==> flow/design.v <==
`timescale 1ns / 1ps
module adder_1bit(a, b, ci, s, co);
	input wire a,b,ci;
	output wire s,co;
	and (c1,a,b), (c2,b,ci), (c3,a,ci);
	xor (s1,a,b), (s,s1,ci);
	or (co,c1,c2,c3);
endmodule
`timescale 1ns / 1ps
module adder_32bits(A, B, Ctr, S, Co,Cy);
	parameter size=32;
   input [size:1] A;
   input [size:1] B;
   input Ctr;
   output [size:1] S;
   output Co;
	output Cy;
	wire[size-1:1]  Ctemp;
	wire[size:1]    Bo;
	assign Bo={32{Ctr}}^B;
adder_1bit 	A1(.a(A[1]),.b(Bo[1]),.ci(Ctr),.s(S[1]),.co(Ctemp[1])),
		A2(A[2],Bo[2],Ctemp[1],S[2],Ctemp[2]),
		A3(A[3],Bo[3],Ctemp[2],S[3],Ctemp[3]),
		A4(A[4],Bo[4],Ctemp[3],S[4],Ctemp[4]),
		A5(A[5],Bo[5],Ctemp[4],S[5],Ctemp[5]),
		A6(A[6],Bo[6],Ctemp[5],S[6],Ctemp[6]),
		A7(A[7],Bo[7],Ctemp[6],S[7],Ctemp[7]),
		A8(A[8],Bo[8],Ctemp[7],S[8],Ctemp[8]),
		A9(A[9],Bo[9],Ctemp[8],S[9],Ctemp[9]),
		A10(A[10],Bo[10],Ctemp[9],S[10],Ctemp[10]),
		A11(A[11],Bo[11],Ctemp[10],S[11],Ctemp[11]),
		A12(A[12],Bo[12],Ctemp[11],S[12],Ctemp[12]),
		A13(A[13],Bo[13],Ctemp[12],S[13],Ctemp[13]),
		A14(A[14],Bo[14],Ctemp[13],S[14],Ctemp[14]),
		A15(A[15],Bo[15],Ctemp[14],S[15],Ctemp[15]),
		A16(A[16],Bo[16],Ctemp[15],S[16],Ctemp[16]),
		A17(A[17],Bo[17],Ctemp[16],S[17],Ctemp[17]),
		A18(A[18],Bo[18],Ctemp[17],S[18],Ctemp[18]),
		A19(A[19],Bo[19],Ctemp[18],S[19],Ctemp[19]),
		A20(A[20],Bo[20],Ctemp[19],S[20],Ctemp[20]),
		A21(A[21],Bo[21],Ctemp[20],S[21],Ctemp[21]),
		A22(A[22],Bo[22],Ctemp[21],S[22],Ctemp[22]),
		A23(A[23],Bo[23],Ctemp[22],S[23],Ctemp[23]),
		A24(A[24],Bo[24],Ctemp[23],S[24],Ctemp[24]),
		A25(A[25],Bo[25],Ctemp[24],S[25],Ctemp[25]),
		A26(A[26],Bo[26],Ctemp[25],S[26],Ctemp[26]),
		A27(A[27],Bo[27],Ctemp[26],S[27],Ctemp[27]),
		A28(A[28],Bo[28],Ctemp[27],S[28],Ctemp[28]),
		A29(A[29],Bo[29],Ctemp[28],S[29],Ctemp[29]),
		A30(A[30],Bo[30],Ctemp[29],S[30],Ctemp[30]),
		A31(A[31],Bo[31],Ctemp[30],S[31],Ctemp[31]),
		A32(A[32],Bo[32],Ctemp[31],S[32],Co);
		assign Cy=(!(A[32]^Bo[32]))*(A[32]^S[32]);
endmodule
module mul_32_32_64(clk, rst, start, a, b, out, idle);
   input clk;
   input rst;
   input start;
   input [31:0] a, b;
   output reg [63:0] out;
   output idle;
   reg [63:0]        out_r;
   parameter START = 1'b0, CALC = 1'b1;
   reg [4:0]         count;
   reg               state;
   reg               last;
   wire [33:0]       tmp_sum;
   wire [33:0]       a_ext;
   wire [33:0]       addend;
   wire [2:0]        booth;
   assign idle = (state == START);
   assign a_ext = {{2{a[31]}}, a};
   assign booth = {out_r[1:0], last};
   assign addend = (booth[1] ^ booth[0]) ? a_ext : {a_ext[32:0], 1'b0} & {34{booth[2] ^ booth[0]}};
   assign tmp_sum = {{2{out_r[63]}}, out_r[63:32]} + (addend ^ {34{booth[2]}}) + {33'b0, booth[2]};
   always @(posedge clk) begin
      if (rst) begin
         state <= START;
         count <= 5'b00000;
      end else begin
      case (state)
        START: begin
           if (start) begin
              out_r <= {32'b0, b};
              last <= 1'b0;
              count <= 5'b00000;
              state <= CALC;
           end
        end
        CALC: begin
           if (~count[4]) begin
              count <= count + 1;
              out_r[63:30] <= tmp_sum[33:0];
              out_r[29:0] <= out_r[31:2];
              last <= out_r[1];
           end  
           else begin
              out <= out_r;
              state <= START;
              count <= 5'b00000;
           end
        end  
        default:;
      endcase  
      end
   end  
endmodule  
module div_64_32_32(clk, rst, start, a, b, quo, mod, idle);
   input clk;
   input rst;
   input start;
   input [63:0] a;
   input [31:0] b;
   output reg [31:0] quo, mod;
   output idle;
   reg [31:0]        quo_r;
   reg [33:0]        mod_r;
   parameter START = 2'b00, CALC = 2'b01, FIN = 2'b11;
   reg [1:0]         state;
   reg [4:0]         count;
   wire [33:0]       b_ext;
   wire [33:0]       tmp_sum;
   reg               op;
   assign idle = (state == START);
   assign b_ext = {2'b00, b};
   assign tmp_sum = mod_r + (b_ext ^ {34{op}}) + {33'b0, op};
   always @(posedge clk) begin
      if (rst) begin
         state <= START;
         count <= 5'b00000;
      end else begin
      case (state)
        START: begin
           if (start) begin
              mod_r <= {1'b0, a[63:31]};
              quo_r <= {a[30:0], 1'b0};
              op <= 1;     
              count <= 5'b00000;
              state <= CALC;
           end
        end
        CALC: begin
           if (count != 5'b11111) begin
              mod_r <= {tmp_sum[32:0], quo_r[31]};
              quo_r <= {quo_r[30:0], ~tmp_sum[33]};
              op <= ~tmp_sum[33];
              count <= count + 1;
           end
           else begin
              quo_r <= {quo_r[30:0], ~tmp_sum[33]};
              mod_r <= tmp_sum[33] ? tmp_sum + b_ext : tmp_sum;
              state <= FIN;
              count <= 5'b00000;
           end
        end
        FIN: begin
           quo <= quo_r;
           mod <= mod_r[31:0];
           state <= START;
           count <= 5'b00000;
        end
        default: state <= START;
      endcase  
      end
   end  
endmodule  
module int_calc(clk, rst, start, A, B, done, int_add, int_sub, int_mul, int_div, int_mod, addCo, addCy, subCo, subCy);
   input clk;
   input rst;
   input start;
   input [63:0] A;
   input [31:0] B;
   output done;
   output [31:0] int_add;
   output [31:0] int_sub;
   output [63:0] int_mul;
   output [31:0] int_div;
   output [31:0] int_mod;
	output addCo;
	output addCy;
	output subCo;
	output subCy;
   reg [31:0] a_r;
   reg [31:0] b_r;
   reg        busy;
   wire       mul_idle;
   wire       div_idle;
   assign done = busy & mul_idle & div_idle;
   always @(posedge clk) begin
      if (start) begin
         a_r <= A[31:0];
         b_r <= B;
      end
      if (rst) busy <= 1'b0;
      else if (start) busy <= 1'b1;
      else if (done) busy <= 1'b0;
   end
   adder_32bits adder(.A(a_r),
                      .B(b_r),
                      .Ctr(1'b0),
                      .S(int_add),
                      .Co(addCo),
                      .Cy(addCy));
   adder_32bits suber(.A(a_r),
                      .B(b_r),
                      .Ctr(1'b1),
                      .S(int_sub),
                      .Co(subCo),
                      .Cy(subCy));
   mul_32_32_64 muler(.clk(clk),
                      .rst(rst),
                      .start(start),
                      .a(a_r),
                      .b(B),
                      .out(int_mul),
                      .idle(mul_idle));
   div_64_32_32 diver(.clk(clk),
                      .rst(rst),
                      .start(start),
                      .a(A),
                      .b(b_r),
                      .quo(int_div),
                      .mod(int_mod),
                      .idle(div_idle));
endmodule  
### Reports on int_calc

Tool output for the design above, in the order of the flow.
Line numbers count from 1 in the design file above.
A cell with -- has no value.

| design | value |
|---|---|
| top module | int_calc |
| clock port | clk |
| standard-cell library | sky130hd |
| corner | tt_025C_1v80 |

### Elaborated design

Counts by Yosys on the flattened word-level netlist (proc, flatten, opt, wreduce; memories kept). Register bits leave out memories and registers merged into their read ports (data or address). Print and check cells are left out. Cells with the same type and inputs are merged into one.

| storage and ports | value |
|---|---|
| register bits | 338 |
| latch bits | 0 |
| RAM bits | 0 |
| ROM bits | 0 |
| clocked read ports x word width | 0 |
| memories kept | 0 |
| elaborated cells | 532 |

| operators by class | value |
|---|---|
| add/sub/neg operators | 7 |
| multipliers | 2 |
| div/mod/pow operators | 0 |
| order comparisons | 0 |
| equality and inequality tests | 8 |
| shift operators | 0 |
| mux-type cells | 32 |
| bitwise operators | 454 |
| reductions and logical operators | 13 |

Operator list:

| cell | count |
|---|---|
| 2-to-1 mux 34 bit | 6 |
| AND 1 bit | 190 |
| parallel mux 34 bit (select 2 bit) | 2 |
| bitwise XOR 1 bit | 130 |
| OR 1 bit | 126 |
| adder 34 x 1 -> 34 bit | 2 |
| adder 34 bit | 2 |
| parallel mux 32 bit (select 2 bit) | 1 |
| parallel mux 30 bit (select 2 bit) | 1 |
| 2-to-1 mux 30 bit | 2 |
| bitwise XOR 32 x 34 -> 34 bit | 1 |
| adder 34 x 32 -> 34 bit | 1 |
| AND 34 bit | 1 |
| bitwise XOR 34 bit | 1 |
| inverter 32 bit | 1 |
| 2-to-1 mux 32 bit | 1 |
| parallel mux 5 bit (select 3 bit) | 1 |
| 2-to-1 mux 5 bit | 3 |
| adder 5 x 1 -> 5 bit with constant B | 2 |
| parallel mux 5 bit (select 2 bit) | 1 |
| AND reduction 3 bit | 3 |
| inequality test 2 bit with constant B | 4 |
| 2-to-1 mux 1 bit | 8 |
| AND reduction 2 bit | 3 |
| parallel mux 1 bit (select 2 bit) | 3 |
| inequality test 5 bit with constant B | 1 |
| inverter 1 bit | 4 |
| nonzero test 2 bit | 2 |

Other operator kinds: 10; their cells: 13.

### Logic depth

Yosys ltp: most cells in a row. Word level: on the elaborated netlist, between registers, memories and ports. Mapped: between sequential cells and ports; inverters and the memories' decode and read muxes count.

| depth | value |
|---|---|
| depth after elaboration | 97 |
| ABC_AREA | 0 |
| depth in mapped cells | 36 |
| depth with buffers taken out | 36 |

### Mapped cells and area

Source: synth_stat.txt of the flow (Yosys; design flattened, memories mapped). It holds for the ABC_AREA given above (unset counts as 0); a run with the other value may have another netlist.
Totals and module areas in this step are rounded.

| synthesis totals | value |
|---|---|
| mapped cells | 1827 |
| synthesis area | 0.0207 mm2 |
| sequential part of the area | 0.01 mm2 |
| flip-flops | 339 |
| buffer cells | 131 |

Cells by type:

| cell type | count | area in all (um2) |
|---|---|---|
| sky130_fd_sc_hd__edfxtp_1 | 324 | 9.73E+03 |
| sky130_fd_sc_hd__fa_1 | 65 | 1.3E+03 |
| sky130_fd_sc_hd__ha_1 | 102 | 1.28E+03 |
| sky130_fd_sc_hd__mux2_2 | 64 | 720.691 |
| sky130_fd_sc_hd__a21oi_1 | 135 | 675.648 |
| sky130_fd_sc_hd__nor2_1 | 168 | 630.605 |
| sky130_fd_sc_hd__xor2_1 | 63 | 551.779 |
| sky130_fd_sc_hd__buf_4 | 65 | 487.968 |
| sky130_fd_sc_hd__inv_1 | 115 | 431.664 |
| sky130_fd_sc_hd__xnor2_1 | 44 | 385.37 |
| sky130_fd_sc_hd__nand2_1 | 94 | 352.838 |
| sky130_fd_sc_hd__o21ai_0 | 65 | 325.312 |
| sky130_fd_sc_hd__a21o_1 | 43 | 322.81 |
| sky130_fd_sc_hd__a221oi_1 | 35 | 306.544 |
| sky130_fd_sc_hd__dfxtp_1 | 15 | 300.288 |
| sky130_fd_sc_hd__o22ai_1 | 35 | 218.96 |
| sky130_fd_sc_hd__mux2i_1 | 18 | 180.173 |
| sky130_fd_sc_hd__clkbuf_1 | 43 | 161.405 |

Not listed: further types 70, cells in them 334.
By module: a second synthesis without flattening, with its own total; a netlist apart from the flattened one above.

| second synthesis, totals | value |
|---|---|
| cells (unflattened synthesis) | 1862 |
| area total of the unflattened synthesis | 0.0214 mm2 |

Rows give one instance, submodules left out.

By module:

| module | times used | cells | area (mm2) | seq. area (mm2) |
|---|---|---|---|---|
| div_64_32_32 | 1 | 857 | 0.00915 | 0.00409 |
| mul_32_32_64 | 1 | 793 | 0.0082 | 0.00399 |
| int_calc | 1 | 70 | 0.00197 | 0.00194 |
| adder_1bit | 64 | 1 | 0.00002 | 0 |
| adder_32bits | 2 | 39 | 0.000378 | 0 |

### Worst setup path after synthesis

Source: OpenSTA report_checks on the synthesized netlist (no wires, ideal clock, input and output delay 20% of the period each), path of least setup slack; recovery checks are left aside. Register names are those of the netlist, which keeps one name where synthesis merged equal registers.

| timing path post-synthesis | value |
|---|---|
| path type | flip-flop to output port |
| start point | reg a_r[0] |
| end point | out addCy |
| period | 21.0 ns |
| external output delay | 4.200 ns |
| arrival time | 15.043 ns |
| required time | 16.800 ns |
| setup slack | 1.757 ns |
| delay of the path | 15.043 ns |
| stages on the path | 36 |
| buffers on the path | 0 |
| period reached after synthesis | 19.243 ns |

"delay of the path" = arrival - input delay + setup time.
At an output port there is no setup time.
"stages on the path" counts driving pins, that of a launching flip-flop among them; a cell with two outputs on the path counts twice.
"period reached after synthesis" is the clock period less the worst setup slack; recovery checks do not enter. This is arithmetic on one report: input and output delays are still those of the set period (20% each).
The rows between start and end are the longest chain of elaborated cells between them; the timing report does not say that the signal goes this way. Where chains are equally long, one stands for them.
Each line given opens the expression or statement behind the cell; cells for indexed reads and writes are added by Yosys, which also makes memories of some case tables.

| between the ends, post-synthesis | value |
|---|---|
| cell sequence | sky130_fd_sc_hd__edfxtp_1 -> sky130_fd_sc_hd__ha_1 -> sky130_fd_sc_hd__fa_1 -> sky130_fd_sc_hd__fa_1 -> sky130_fd_sc_hd__fa_1 -> sky130_fd_sc_hd__fa_1 -> sky130_fd_sc_hd__fa_1 -> sky130_fd_sc_hd__fa_1 -> sky130_fd_sc_hd__fa_1 -> sky130_fd_sc_hd__fa_1 -> sky130_fd_sc_hd__fa_1 -> sky130_fd_sc_hd__fa_1 -> sky130_fd_sc_hd__fa_1 -> sky130_fd_sc_hd__fa_1 -> sky130_fd_sc_hd__fa_1 -> sky130_fd_sc_hd__fa_1 -> sky130_fd_sc_hd__fa_1 -> sky130_fd_sc_hd__fa_1 -> sky130_fd_sc_hd__fa_1 -> sky130_fd_sc_hd__fa_1 -> sky130_fd_sc_hd__fa_1 -> sky130_fd_sc_hd__fa_1 -> sky130_fd_sc_hd__fa_1 -> sky130_fd_sc_hd__fa_1 -> sky130_fd_sc_hd__fa_1 -> sky130_fd_sc_hd__fa_1 -> sky130_fd_sc_hd__fa_1 -> sky130_fd_sc_hd__fa_1 -> sky130_fd_sc_hd__fa_1 -> sky130_fd_sc_hd__fa_1 -> sky130_fd_sc_hd__fa_1 -> sky130_fd_sc_hd__fa_1 -> sky130_fd_sc_hd__inv_1 -> sky130_fd_sc_hd__fa_1 -> sky130_fd_sc_hd__xnor2_1 -> sky130_fd_sc_hd__and2_1 |
| cells in the longest elaborated chain | 94 |
| elaborated cells between the ends (all ways) | 124 |
| source lines of those cells | 4 |

Ends and longest elaborated chain, post-synthesis:

| element | line | RTL |
|---|---|---|
| start, declared | 183 | `reg [31:0] a_r;` |
| start, assigned | 191 | `a_r <= A[31:0];` |
| AND 1 bit x2 | 5 | `and (c1,a,b), (c2,b,ci), (c3,a,ci);` |
| OR 1 bit x2 | 7 | `or (co,c1,c2,c3);` |
| AND 1 bit | 5 |  |
| OR 1 bit x2 | 7 |  |
| AND 1 bit | 5 |  |
| OR 1 bit x2 | 7 |  |
| AND 1 bit | 5 |  |
| [74 not listed] | -- |  |
| AND 1 bit | 5 |  |
| OR 1 bit x2 | 7 |  |
| AND 1 bit | 5 |  |
| OR 1 bit x2 | 7 |  |
| bitwise XOR 1 bit | 6 | `xor (s1,a,b), (s,s1,ci);` |
| bitwise XOR 1 bit | 53 | `assign Cy=(!(A[32]^Bo[32]))*(A[32]^S[32]);` |
| multiplier 1 x 1 -> 1 bit | 53 |  |
| end, declared | 180 | `output addCy;` |

### Path in the finished layout

From the final timing report of entry A: the path of least setup slack in the routed layout; clock arrival at registers is part of the times.

| timing path after layout | value |
|---|---|
| path type | flip-flop to output port |
| start point | reg b_r[0] |
| end point | out addCy |
| period | 21.0 ns |
| external output delay | 4.20 ns |
| arrival time | 15.07 ns |
| required time | 16.80 ns |
| setup slack | 1.73 ns |
| stages on the path | 38 |
| buffers on the path | 2 |

The rows between start and end are the longest chain of elaborated cells between them; the timing report does not say that the signal goes this way. Where chains are equally long, one stands for them.

| between the ends, after layout | value |
|---|---|
| cell sequence | sky130_fd_sc_hd__edfxtp_1 -> sky130_fd_sc_hd__buf_4 -> sky130_fd_sc_hd__ha_2 -> sky130_fd_sc_hd__fa_2 -> sky130_fd_sc_hd__fa_2 -> sky130_fd_sc_hd__fa_2 -> sky130_fd_sc_hd__fa_2 -> sky130_fd_sc_hd__fa_2 -> sky130_fd_sc_hd__fa_2 -> sky130_fd_sc_hd__fa_2 -> sky130_fd_sc_hd__fa_2 -> sky130_fd_sc_hd__fa_2 -> sky130_fd_sc_hd__fa_2 -> sky130_fd_sc_hd__fa_2 -> sky130_fd_sc_hd__fa_2 -> sky130_fd_sc_hd__fa_2 -> sky130_fd_sc_hd__fa_2 -> sky130_fd_sc_hd__fa_2 -> [2 not listed] -> sky130_fd_sc_hd__fa_2 -> sky130_fd_sc_hd__fa_2 -> sky130_fd_sc_hd__fa_2 -> sky130_fd_sc_hd__fa_2 -> sky130_fd_sc_hd__fa_2 -> sky130_fd_sc_hd__fa_2 -> sky130_fd_sc_hd__fa_2 -> sky130_fd_sc_hd__fa_2 -> sky130_fd_sc_hd__fa_2 -> sky130_fd_sc_hd__fa_2 -> sky130_fd_sc_hd__fa_2 -> sky130_fd_sc_hd__fa_2 -> sky130_fd_sc_hd__fa_1 -> sky130_fd_sc_hd__inv_1 -> sky130_fd_sc_hd__fa_1 -> sky130_fd_sc_hd__xnor2_1 -> sky130_fd_sc_hd__and2_1 -> sky130_fd_sc_hd__dlygate4sd2_1 |
| cells in the longest elaborated chain | 94 |
| elaborated cells between the ends (all ways) | 124 |
| source lines of those cells | 4 |

Ends and longest elaborated chain, after layout:

| element | line | RTL |
|---|---|---|
| start, declared | 184 | `reg [31:0] b_r;` |
| start, assigned | 192 | `b_r <= B;` |
| AND 1 bit x2 | 5 | `and (c1,a,b), (c2,b,ci), (c3,a,ci);` |
| OR 1 bit x2 | 7 | `or (co,c1,c2,c3);` |
| AND 1 bit | 5 |  |
| OR 1 bit x2 | 7 |  |
| AND 1 bit | 5 |  |
| OR 1 bit x2 | 7 |  |
| AND 1 bit | 5 |  |
| [74 not listed] | -- |  |
| AND 1 bit | 5 |  |
| OR 1 bit x2 | 7 |  |
| AND 1 bit | 5 |  |
| OR 1 bit x2 | 7 |  |
| bitwise XOR 1 bit | 6 | `xor (s1,a,b), (s,s1,ci);` |
| bitwise XOR 1 bit | 53 | `assign Cy=(!(A[32]^Bo[32]))*(A[32]^S[32]);` |
| multiplier 1 x 1 -> 1 bit | 53 |  |
| end, declared | 180 | `output addCy;` |

==> runs of int_calc <==
Design int_calc on sky130hd. What follows are 6 stored runs of the flow, each under its own settings; their order means nothing. The constraints put input and output delay at 20% of the set period each and load the outputs with 0.01 pF.
"clock period achieved" means the clock period less the worst setup slack. The figure is calculated, with input and output delays left at 20% of the set period.
"critical path time" is the time allowed to the run's worst setup path (the clock period less input and output delay, where it has them) less its slack. Clock arrival times count: a late capture clock shortens it, a late launch clock lengthens it.
"total power after layout" is the tool's figure for a default switching activity; nothing was simulated.
Values from the reports are rounded here.
Among the settings, - means not set for that run.

| stored run | CELL_PAD_IN_SITES_DETAIL_PLACEMENT | CORE_MARGIN | CORE_UTILIZATION | CTS_CLUSTER_DIAMETER | CTS_CLUSTER_SIZE | GPL_ROUTABILITY_DRIVEN | GPL_TIMING_DRIVEN | HOLD_SLACK_MARGIN | MIN_ROUTING_LAYER | PLACE_DENSITY_LB_ADDON | SETUP_SLACK_MARGIN | TNS_END_PERCENT | period_ns | CAP_MARGIN | SLEW_MARGIN | CORE_ASPECT_RATIO | MAX_ROUTING_LAYER | PLACE_DENSITY | standard-cell area after routing (mm2) | clock period achieved (ns) | summed negative setup slack (ns) | total power after layout (µW) | worst hold slack in the final report (ns) | worst setup slack after layout (ns) | critical path time (ns) | critical path type | post-layout utilization (%) | die outline area (mm2) | synthesis area (mm2) |
|---|---|---|---|---|---|---|---|---|---|---|---|---|---|---|---|---|---|---|---|---|---|---|---|---|---|---|---|---|---|
| entry A | 2 | 3 | 40 | 245 | 47 | 0 | 0 | 0.03 | met1 | 0.28 | 1.5 | 20 | 21.0 | 20 | 20 | - | - | - | 0.0254 | 19.269 | 0.000 | 2140 | 0.421 | 1.73 | 15.07 | flip-flop to output port | 50.2 | 0.0545 | 0.0207 |
| entry B | - | 2 | 19 | - | 51 | 0 | - | - | - | 0.08 | - | - | 13.4 | 10 | 20 | 0.9 | - | - | 0.0267 | 16.175 | -25.4 | 3910 | 0.429 | -2.77 | 13.49 | flip-flop to output port | 24.8 | 0.112 | 0.0207 |
| entry C | - | 2 | 19 | - | - | - | - | - | - | 0.08 | - | - | 21.0 | 20 | 20 | - | - | - | 0.0264 | 20.385 | 0.000 | 2480 | 0.440 | 0.615 | 16.19 | flip-flop to output port | 24.3 | 0.112 | 0.0207 |
| entry D | 1 | 2 | 19 | - | 31 | 0 | - | - | - | 0.08 | - | - | 29.9 | 15 | 20 | 0.75 | met4 | - | 0.0263 | 22.707 | 0.000 | 1740 | 0.448 | 7.19 | 16.73 | flip-flop to output port | 24.4 | 0.112 | 0.0207 |
| entry E | - | 2 | 51 | 368 | - | - | 0 | - | - | - | - | - | 19.6 | 20 | 20 | - | - | 0.92 | 0.0261 | 19.209 | 0.000 | 2600 | 0.442 | 0.391 | 15.29 | flip-flop to output port | 65.4 | 0.0422 | 0.0207 |
| entry F | - | 2 | 32 | - | - | - | - | - | - | - | 1.5 | - | 19.2 | 20 | 20 | - | - | - | 0.0257 | 17.572 | 0.000 | 2580 | 0.440 | 1.63 | 13.73 | flip-flop to output port | 40.0 | 0.0668 | 0.0207 |
